==> flow/design.v <==
module spi_port (
    input wire clk,                
    input wire rst_n,              
    input wire spi_clk,           
    input wire spi_mosi,          
    output wire spi_miso,         
    input wire spi_cs_n,          
    output reg [15:0] capture_reg
);
    reg [15:0] shift_reg;          
    reg cs_n_prev;                 
    always @(posedge clk or negedge rst_n) begin
        if (!rst_n) begin
            shift_reg <= 16'b0;
            capture_reg <= 16'b0;
            cs_n_prev <= 1'b1;
        end else begin
            cs_n_prev <= spi_cs_n;
            if (!spi_cs_n) begin
                shift_reg <= {shift_reg[14:0], spi_mosi};
            end else if (cs_n_prev == 1'b0 && spi_cs_n == 1'b1) begin
                capture_reg <= shift_reg;
            end
        end
    end
    assign spi_miso = 1'b0;
    wire _unused_spi_clk = spi_clk;
endmodule
module config_memory #(
    parameter NUM_ADDRESSES = 8  
)(
    input wire clk,                    
    input wire rst_n,                  
    input wire [7:0] addr,             
    input wire [7:0] data_in,          
    input wire wr_en,                  
    input wire rd_en,                  
    output reg [7:0] data_out         
);
    reg [7:0] memory [0:NUM_ADDRESSES-1];  
    integer i;
    always @(posedge clk or negedge rst_n) begin
        if (!rst_n) begin
            for (i = 0; i < NUM_ADDRESSES; i = i + 1) begin
                memory[i] <= 8'b0;
            end
        end else if (wr_en && addr < NUM_ADDRESSES) begin
            memory[addr[2:0]] <= data_in;
        end
    end
    always @(posedge clk) begin
        if (rd_en) begin
            data_out <= (addr < NUM_ADDRESSES) ? memory[addr[2:0]] : 8'b0;
        end
    end
endmodule
module demux1to2 (
    input wire clk,                
    input wire rst_n,              
    input wire [7:0]sel,     
    input wire [7:0] d,            
    output wire [7:0] a,
    output wire [7:0] b            
);
    reg [7:0] a_hold;
    reg [7:0] b_hold;
    always @(posedge clk or negedge rst_n) begin
        if (!rst_n) begin
            a_hold <= 8'b0;
            b_hold <= 8'b0;
        end else begin
            case(sel)
                8'd0: a_hold <= d;
                8'd1: b_hold <= d;
                default: ;
            endcase
        end
    end
    assign a = (sel == 8'd0) ? d : a_hold;
    assign b = (sel == 8'd1) ? d : b_hold;
endmodule
module decimator (
    input wire clk,                
    input wire rst,                
    input wire [7:0] decimation_ratio,  
    input wire data,               
    output reg out,               
    output reg dec_clk            
);
    reg [7:0] counter;           
    always @(posedge clk or posedge rst) begin
        if (rst) begin
            counter <= 8'b0;
            out <= 1'b0;
            dec_clk <= 1'b0;
        end else begin
            if (decimation_ratio == 8'b1) begin
                out <= data;
            end else begin
                counter <= counter + 1;
                if (counter >= decimation_ratio-1) begin
                    counter <= 8'b0;
                    out <= data;
                    dec_clk <= ~dec_clk;
                end
            end
        end
    end
endmodule
module buffer #(
    parameter MAX_LENGTH = 256
)(
    input wire clk,             
    input wire rst,             
    input wire en,              
    input wire data_1,          
    input wire data_2,          
    input wire [7:0] length,    
    output reg [7:0] corr,      
    output reg pos,
    output reg neg
);
    reg [MAX_LENGTH-1:0] shift_reg_1;
    reg [MAX_LENGTH-1:0] shift_reg_2;
    reg [7:0] corr_neg;
    reg [7:0] corr_pos;
    integer i;
    always @(posedge clk or posedge rst) begin
        if (rst) begin
            shift_reg_1 <= {MAX_LENGTH{1'b0}};
            shift_reg_2 <= {MAX_LENGTH{1'b0}};
            pos <= 1'b0;
            neg <= 1'b0;
            corr <= 8'b0;
            corr_neg <= 8'b0;
            corr_pos <= 8'b0;
        end else if (en) begin
            shift_reg_1 <= {shift_reg_1[MAX_LENGTH-2:0], data_1};
            shift_reg_2 <= {shift_reg_2[MAX_LENGTH-2:0], data_2};
            corr <= corr + (data_1 ^ data_2) - (shift_reg_1[MAX_LENGTH - 1] ^ shift_reg_2[MAX_LENGTH - 1]) ;
            if (length > 1) begin
                corr_neg <= corr_neg + (shift_reg_1[0] ^ data_2) - (shift_reg_1[MAX_LENGTH - 1] ^ shift_reg_2[MAX_LENGTH - 2]);
                corr_pos <= corr_pos + (data_1 ^ shift_reg_2[0]) - (shift_reg_1[MAX_LENGTH - 2] ^ shift_reg_2[MAX_LENGTH - 1]);
            end
            if (corr_neg < corr_pos) begin
                neg <= 1'b1;
                pos <= 1'b0;
            end else if (corr_pos < corr_neg) begin
                pos <= 1'b1;
                neg <= 1'b0;
            end else begin
                pos <= 1'b0;
                neg <= 1'b0;
            end
        end
    end
endmodule
module top_module(
    input wire clk,
    input wire rst,
    input wire spi_mosi,
    input wire spi_cs_n,
    input wire mic_data_1,
    input wire mic_data_2,
    output wire [7:0] out,
    output wire pos,
    output wire neg
);
wire [7:0] addr;
wire [7:0] value;
wire wr_en = 1;
wire rd_en = 1;
wire [7:0] mem_out;
wire [7:0] decimation_ratio;
wire dec_data_1;
wire dec_data_2;
wire dec_clk;
wire [7:0] filter_length;
wire [7:0] filter_out;
wire [15:0] capture_reg;
wire dummy;
wire dummy2;
wire corr_dec_en;
assign addr = capture_reg[15:8];
assign value = capture_reg[7:0];
    spi_port u_spi_port(
        .clk(clk),
        .rst_n(!rst),
        .spi_clk(clk),
        .spi_mosi(spi_mosi),
        .spi_miso(dummy),
        .spi_cs_n(spi_cs_n),
        .capture_reg(capture_reg)
    );
    config_memory u_memory(
        .clk(clk),            
        .rst_n(!rst),          
        .addr(addr),     
        .data_in(value),  
        .wr_en(wr_en),          
        .rd_en(rd_en),          
        .data_out(mem_out) 
    );
    demux1to2 u_demux1to2(
        .clk(clk),
        .rst_n(!rst),
        .sel(addr),
        .d(mem_out),
        .a(decimation_ratio),  
        .b(filter_length)
    );
    decimator u_decimator_1(
        .clk(clk),              
        .rst(rst),              
        .decimation_ratio(decimation_ratio),
        .data(mic_data_1),             
        .out(dec_data_1),              
        .dec_clk(dec_clk)           
    );
    decimator u_decimator_2(
        .clk(clk),              
        .rst(rst),              
        .decimation_ratio(decimation_ratio),
        .data(mic_data_2),             
        .out(dec_data_2),              
        .dec_clk(dummy2)           
    );
    buffer u_buffer(
        .clk(clk),         
        .rst(rst),         
        .en(corr_dec_en),
        .data_1(dec_data_1),        
        .data_2(dec_data_2),        
        .length(filter_length),
        .corr(out),
        .pos(pos),
        .neg(neg)   
    );
reg dec_clk_q;
always @(posedge clk or posedge rst) begin
    if (rst) dec_clk_q <= 1'b0;
    else dec_clk_q <= dec_clk;
end
assign corr_dec_en = (decimation_ratio == 8'b1) | (dec_clk & ~dec_clk_q);
endmodule
# --- From RTL to reports: top_module ---
# Each step is given for the RTL above and for the edited RTL.
# "orig" refers to lines of the RTL above, "edited" to lines of the edited file.
# "delta" is "edited" less "orig", of the values as shown; "change_rel_pct" is that difference over "orig", in percent.
# Cell names lack the library's common part.
setup:
  top_module: "top_module"
  clock: "clk"
  cell_library: "sky130hd"
  lib_corner: "tt_025C_1v80"

# --- Edit of the RTL ---
# Unified diff, file above to edited file.
# A script made this edit. It changes what the design does and was not meant as an optimisation.
# begin of diff
@@ -123,5 +123,5 @@
     reg [MAX_LENGTH-1:0] shift_reg_1;
     reg [MAX_LENGTH-1:0] shift_reg_2;
-    reg [7:0] corr_neg;
+    reg [6:0] corr_neg;
     reg [7:0] corr_pos;
     integer i;
# end of diff

# --- Elaborated design ---
# Source: Yosys, flattened and elaborated. Widths are those after wreduce. Registers that Yosys merges into a memory's read port (data or address) are not register bits. Print and check cells do not count. Equal cells are merged and count once.
word_totals:
  columns: ["element", "orig", "edited", "delta", "change_rel_pct"]
  rows:
  - ["output_inout_bits", 10, 10, 0, 0.00]
  - ["word_cells", 91, 91, 0, 0.00]
  - ["reg_bits", 679, 678, -1, -0.15]
  - ["inputBits", 6, 6, 0, 0.00]
classes:
  columns: ["element", "orig", "edited", "delta", "change_rel_pct"]
  rows:
  - ["eq_ne", 9, 9, 0, 0.00]
  - ["bitwise", 12, 12, 0, 0.00]
  - ["mux", 12, 12, 0, 0.00]
  - ["n_reduce_logical", 16, 16, 0, 0.00]
  - ["compare", 6, 6, 0, 0.00]
  - ["addsub", 9, 9, 0, 0.00]
op_table:
  columns: ["op", "orig", "edited", "delta", "change_rel_pct"]
  rows:
  - ["< comparator 8 bit", 2, 0, -2, -100.00]
  - ["adder 8 bit", 3, 2, -1, -33.33]
  - ["subtractor 8 bit", 3, 2, -1, -33.33]
  - ["adder 7 bit", 0, 1, 1, null]
  - ["< comparator 7 x 8 -> 1 bit", 0, 1, 1, null]
  - ["< comparator 8 x 7 -> 1 bit", 0, 1, 1, null]
  - ["subtractor 7 bit", 0, 1, 1, null]
  - ["AND reduction 2 bit", 11, 11, 0, 0.00]
  - ["two-way mux 1 bit", 7, 7, 0, 0.00]
  - ["XOR 1 bit", 6, 6, 0, 0.00]
  - ["== test 3 bit with constant B", 4, 4, 0, 0.00]
  - ["two-way mux 8 bit", 4, 4, 0, 0.00]
  - ["NOT 1 bit", 4, 4, 0, 0.00]
  - ["adder 8 x 1 -> 8 bit with constant B", 2, 2, 0, 0.00]
  - ["== test 3 x 2 -> 1 bit with constant B", 2, 2, 0, 0.00]
  - ["== test 8 x 1 -> 1 bit with constant B", 2, 2, 0, 0.00]
  - [">= comparator 8 x 32 -> 1 bit", 2, 2, 0, 0.00]
  - ["nonzero test 2 bit", 2, 2, 0, 0.00]
  - ["bitwise AND 1 bit", 1, 1, 0, 0.00]
  - ["== test 3 x 1 -> 1 bit with constant B", 1, 1, 0, 0.00]
  - ["greater-than comparator 8 x 1 -> 1 bit with constant B", 1, 1, 0, 0.00]
  - ["logical AND 1 bit", 1, 1, 0, 0.00]
  - ["zero test 3 bit", 1, 1, 0, 0.00]
  - ["zero test 8 bit", 1, 1, 0, 0.00]
  - ["< comparator 8 x 4 -> 1 bit with constant B", 1, 1, 0, 0.00]
  - ["bitwise OR 1 bit", 1, 1, 0, 0.00]
  - ["case mux 8 bit (select 8 bit)", 1, 1, 0, 0.00]
  - ["subtractor 8 x 1 -> 9 bit with constant B", 1, 1, 0, 0.00]

# --- Longest topological paths ---
# Depth = most cells in a row (Yosys ltp): at word level without a register or memory, in the mapped netlist without a sequential cell, where the memories' decode and read muxes count.
depth:
  columns: ["element", "orig", "edited", "delta", "change_rel_pct"]
  rows:
  - ["word_depth", 6, 6, 0, 0.00]
  - ["abc_area", "0", "0", null, null]
  - ["ltp_mapped", 15, 18, 3, 20.00]
  - ["ltp_nobuf", 13, 15, 2, 15.38]

# --- Mapped cells and area ---
# Yosys stat after the flow's synthesis: flattened, memories mapped to cells. It holds for the ABC_AREA given above (unset counts as 0); a run with the other value may have another netlist.
synth_totals:
  columns: ["element", "orig", "edited", "delta", "change_rel_pct"]
  rows:
  - ["mapped_area_um2", 27670.3, 27579.0, -91.3, -0.33]
  - ["n_buf", 143, 143, 0, 0.00]
  - ["flip_flops", 678, 677, -1, -0.15]
  - ["seqArea_um2", 16927.5, 16902.5, -25.0, -0.15]
  - ["mapped_cells", 2935, 2926, -9, -0.31]
types:
  columns: ["cell", "orig", "edited", "delta", "change_rel_pct"]
  rows:
  - ["nand2_1", 1577, 1608, 31, 1.97]
  - ["clkbuf_1", 76, 56, -20, -26.32]
  - ["nor2_1", 50, 33, -17, -34.00]
  - ["o21ai_0", 46, 30, -16, -34.78]
  - ["buf_1", 3, 18, 15, 500.00]
  - ["o21ai_1", 3, 15, 12, 400.00]
  - ["nor2b_1", 15, 5, -10, -66.67]
  - ["mux2_2", 113, 104, -9, -7.96]
  - ["a21oi_1", 31, 39, 8, 25.81]
  - ["o311a_1", 0, 7, 7, null]
  - ["a211oi_1", 6, 0, -6, -100.00]
  - ["o22ai_1", 6, 0, -6, -100.00]
  - ["xnor2_1", 13, 18, 5, 38.46]
  - ["nand3_1", 11, 16, 5, 45.45]
  - ["buf_2", 63, 67, 4, 6.35]
  - ["xor2_1", 26, 22, -4, -15.38]
  - ["nand2b_1", 7, 3, -4, -57.14]
  - ["nand4_1", 7, 3, -4, -57.14]
# Not every row of either side is listed.
# The figures by module come from a second, unflattened synthesis with its own total; it is not the netlist above.
hier_totals:
  columns: ["element", "orig", "edited", "delta", "change_rel_pct"]
  rows:
  - ["hier_cells", 1863, 1852, -11, -0.59]
  - ["area_unflattened_um2", 28041.9, 27933.0, -108.9, -0.39]
# Each row is one instance without its submodules.
modules_orig:
  columns: ["module", "area_um2", "cells", "instances"]
  rows:
  - ["buffer", 21020.2, 1325, 1]
  - ["config_memory", 3345.7, 229, 1]
  - ["decimator", 825.8, 97, 2]
  - ["spi_port", 1297.5, 72, 1]
  - ["demux1to2", 660.6, 36, 1]
  - ["top_module", 66.3, 7, 1]
modules_edited:
  columns: ["module", "area_um2", "cells", "instances"]
  rows:
  - ["buffer", 20911.3, 1314, 1]
  - ["config_memory", 3345.7, 229, 1]
  - ["decimator", 825.8, 97, 2]
  - ["spi_port", 1297.5, 72, 1]
  - ["demux1to2", 660.6, 36, 1]
  - ["top_module", 66.3, 7, 1]

# --- Path before layout ---
# Path of least setup slack by OpenSTA after synthesis, without wires, with an ideal clock, recovery checks aside; 20% of the period is set as input and as output delay. Where synthesis merged equal registers, the netlist keeps one of their names.
synth_path:
  columns: ["element", "orig", "edited", "delta", "change_rel_pct"]
  rows:
  - ["kind", "reg2reg", "reg2reg", null, null]
  - ["start", "reg u_spi_port.capture_reg[12]", "reg u_spi_port.capture_reg[14]", null, null]
  - ["end", "reg u_decimator_2.out", "reg u_decimator_2.out", null, null]
  - ["t_first_pin_ns", 0.000, 0.000, 0.000, null]
  - ["setup_ns", 0.125, 0.128, 0.003, null]
  - ["path_delay_ns", 4.118, 4.021, -0.097, -2.36]
  - ["t_arrival_ns", 3.993, 3.893, -0.100, -2.50]
  - ["slack_ns", 3.882, 3.980, 0.098, null]
  - ["driving_pins", 16, 17, 1, 6.25]
  - ["tclk_ns", 8.0, 8.0, 0.0, 0.00]
  - ["period_less_setup_slack_ns", 4.118, 4.02, -0.098, -2.38]
# "path_delay_ns" is the arrival time less input delay plus setup time.
# "driving_pins": output pins that drive a net of the path, with the launching flip-flop's if there is one; two outputs of one cell count as two.
# "period_less_setup_slack_ns" is the clock period less the worst setup slack; recovery checks do not enter. This is arithmetic on one report: input and output delays are still those of the set period (20% each).
# The rows between start and end are the longest chain of elaborated cells between them; the timing report does not say that the signal goes this way. Where chains are equally long, one stands for them.
# Each line given opens the expression or statement behind the cell; cells for indexed reads and writes are added by Yosys, which also makes memories of some case tables.
# A register here has more assigning lines than the two given.
synth_between_orig:
  cell_sequence: "dfrtp_1 > or4_1 > buf_2 > nor3_4 > buf_2 > mux2i_1 > ha_1 > xor2_1 > ha_1 > o21ai_0 > o21bai_1 > a21oi_1 > a2111oi_2 > o22ai_1 > o21ai_1 > mux2_2"
  elab_chain_len: 6
  cells_between: 8
  classes_between: "1 x add/sub; 1 x compare; 1 x eq/ne; 3 x mux; 2 x reduce/logical"
synth_rtl_orig:
  columns: ["element", "line_no", "text"]
  rows:
  - ["start: declaration", 8, "output reg [15:0] capture_reg"]
  - ["start: assignment", 15, "capture_reg <= 16'b0;"]
  - ["start: assignment", 22, "capture_reg <= shift_reg;"]
  - ["zero test 8 bit", 79, "assign a = (sel == 8'd0) ? d : a_hold;"]
  - ["two-way mux 8 bit", 79, null]
  - ["subtractor 8 x 1 -> 9 bit", 101, "if (counter >= decimation_ratio-1) begin"]
  - [">= comparator 8 x 32 -> 1 bit", 101, null]
  - ["two-way mux 1 bit", 101, null]
  - ["two-way mux 1 bit", 97, "if (decimation_ratio == 8'b1) begin"]
  - ["end: assignment", 98, "out <= data;"]
  - ["end: assignment", 103, "out <= data;"]
  - ["end: declaration", 87, "output reg out,"]
synth_between_edited:
  cell_sequence: "dfrtp_1 > nor4_2 > and3_1 > buf_4 > buf_2 > buf_1 > mux2i_1 > ha_1 > or4b_1 > or3_1 > nand3_1 > nand2_1 > o2111a_1 > a31oi_1 > nand2_1 > nor2_4 > mux2_1"
  elab_chain_len: 6
  cells_between: 8
  classes_between: "1 x add/sub; 1 x compare; 1 x eq/ne; 3 x mux; 2 x reduce/logical"
synth_rtl_edited:
  columns: ["element", "line_no", "text"]
  rows:
  - ["start: declaration", 8, "output reg [15:0] capture_reg"]
  - ["start: assignment", 15, "capture_reg <= 16'b0;"]
  - ["start: assignment", 22, "capture_reg <= shift_reg;"]
  - ["zero test 8 bit", 79, "assign a = (sel == 8'd0) ? d : a_hold;"]
  - ["two-way mux 8 bit", 79, null]
  - ["subtractor 8 x 1 -> 9 bit", 101, "if (counter >= decimation_ratio-1) begin"]
  - [">= comparator 8 x 32 -> 1 bit", 101, null]
  - ["two-way mux 1 bit", 101, null]
  - ["two-way mux 1 bit", 97, "if (decimation_ratio == 8'b1) begin"]
  - ["end: assignment", 98, "out <= data;"]
  - ["end: assignment", 103, "out <= data;"]
  - ["end: declaration", 87, "output reg out,"]

# --- Path in the finished layout ---
# From the final timing report of each run of pair 1: the path of least setup slack in the routed layout; clock arrival at registers is part of the times.
layout_path:
  columns: ["element", "orig", "edited", "delta", "change_rel_pct"]
  rows:
  - ["kind", "reg2reg", "reg2reg", null, null]
  - ["start", "reg u_spi_port.capture_reg[12]", "reg u_spi_port.capture_reg[14]", null, null]
  - ["end", "reg u_decimator_2.out", "reg u_decimator_2.out", null, null]
  - ["slack_ns", 0.69, 0.92, 0.23, null]
  - ["t_first_pin_ns", 0.58, 0.60, 0.02, 3.45]
  - ["setup_ns", 0.11, 0.12, 0.01, null]
  - ["tclk_ns", 5.06, 5.06, 0.00, 0.00]
  - ["t_arrival_ns", 4.84, 4.62, -0.22, -4.55]
  - ["driving_pins", 14, 16, 2, 14.29]
# The rows between start and end are the longest chain of elaborated cells between them; the timing report does not say that the signal goes this way. Where chains are equally long, one stands for them.
# A register here has more assigning lines than the two given.
layout_between_orig:
  cell_sequence: "dfrtp_1 > or4_1 > nor3_4 > buf_4 > mux2_2 > xor2_1 > ha_1 > o21ai_0 > o21bai_1 > a21oi_1 > a2111oi_2 > o22ai_1 > o21ai_1 > mux2_2"
  elab_chain_len: 6
  cells_between: 8
  classes_between: "1 x add/sub; 1 x compare; 1 x eq/ne; 3 x mux; 2 x reduce/logical"
layout_rtl_orig:
  columns: ["element", "line_no", "text"]
  rows:
  - ["start: declaration", 8, "output reg [15:0] capture_reg"]
  - ["start: assignment", 15, "capture_reg <= 16'b0;"]
  - ["start: assignment", 22, "capture_reg <= shift_reg;"]
  - ["zero test 8 bit", 79, "assign a = (sel == 8'd0) ? d : a_hold;"]
  - ["two-way mux 8 bit", 79, null]
  - ["subtractor 8 x 1 -> 9 bit", 101, "if (counter >= decimation_ratio-1) begin"]
  - [">= comparator 8 x 32 -> 1 bit", 101, null]
  - ["two-way mux 1 bit", 101, null]
  - ["two-way mux 1 bit", 97, "if (decimation_ratio == 8'b1) begin"]
  - ["end: assignment", 98, "out <= data;"]
  - ["end: assignment", 103, "out <= data;"]
  - ["end: declaration", 87, "output reg out,"]
layout_between_edited:
  cell_sequence: "dfrtp_1 > nor4_2 > and3_1 > buf_4 > mux2i_1 > nand3_1 > xor2_1 > ha_1 > nand2_1 > o21ai_0 > o21ai_1 > a221oi_1 > o2111ai_1 > nand2_1 > nor2_4 > mux2_1"
  elab_chain_len: 6
  cells_between: 8
  classes_between: "1 x add/sub; 1 x compare; 1 x eq/ne; 3 x mux; 2 x reduce/logical"
layout_rtl_edited:
  columns: ["element", "line_no", "text"]
  rows:
  - ["start: declaration", 8, "output reg [15:0] capture_reg"]
  - ["start: assignment", 15, "capture_reg <= 16'b0;"]
  - ["start: assignment", 22, "capture_reg <= shift_reg;"]
  - ["zero test 8 bit", 79, "assign a = (sel == 8'd0) ? d : a_hold;"]
  - ["two-way mux 8 bit", 79, null]
  - ["subtractor 8 x 1 -> 9 bit", 101, "if (counter >= decimation_ratio-1) begin"]
  - [">= comparator 8 x 32 -> 1 bit", 101, null]
  - ["two-way mux 1 bit", 101, null]
  - ["two-way mux 1 bit", 97, "if (decimation_ratio == 8'b1) begin"]
  - ["end: assignment", 98, "out <= data;"]
  - ["end: assignment", 103, "out <= data;"]
  - ["end: declaration", 87, "output reg out,"]

# --- Layout results ---
# Both versions went through the flow (Yosys, OpenROAD) with the same settings in each pair. Constraints: input delay and output delay 20% of the set period each, output load 0.01 pF.
flow_settings_pair_1:
  CORE_UTILIZATION: 40
  period_ns: 5.06
  CAP_MARGIN: 20
  CORE_MARGIN: 2
  SLEW_MARGIN: 20
results_pair_1:
  columns: ["element", "orig", "edited", "delta", "change_rel_pct"]
  rows:
  - ["design_die_area_um2", 71294.3, 71064.9, -229.4, -0.32]
  - ["fin_tns_ns", 0.000, 0.000, 0.000, null]
  - ["ws_hold_ns", 0.399, 0.380, -0.019, null]
  - ["setup_ws_ns", 0.689, 0.920, 0.231, null]
  - ["post_synth_area_um2", 27670.3, 27579.0, -91.3, -0.33]
  - ["post_route_stdcell_area_um2", 31128.6, 31246.2, 117.6, 0.38]
  - ["final_power_uw", 16996, 17560, 564, 3.32]
flow_settings_pair_2:
  ABC_AREA: 0
  CAP_MARGIN: 25
  CORE_ASPECT_RATIO: 0.59
  CORE_UTILIZATION: 65
  GPL_ROUTABILITY_DRIVEN: 1
  GPL_TIMING_DRIVEN: 0
  MIN_ROUTING_LAYER: "met1"
  SETUP_SLACK_MARGIN: 1.47
  TNS_END_PERCENT: 10
  period_ns: 7.83
  CORE_MARGIN: 2
  SLEW_MARGIN: 20
results_pair_2:
  columns: ["element", "orig", "edited", "delta", "change_rel_pct"]
  rows:
  - ["design_die_area_um2", 44293.7, 44150.6, -143.1, -0.32]
  - ["fin_tns_ns", 0.000, 0.000, 0.000, null]
  - ["ws_hold_ns", 0.393, 0.381, -0.012, null]
  - ["setup_ws_ns", 2.831, 2.722, -0.109, null]
  - ["post_synth_area_um2", 27670.3, 27579.0, -91.3, -0.33]
  - ["post_route_stdcell_area_um2", 31038.5, 30737.0, -301.5, -0.97]
  - ["final_power_uw", 10958, 10822, -136, -1.24]
# "final_power_uw" rests on the timing tool's default activity at the inputs, not on a simulated workload.
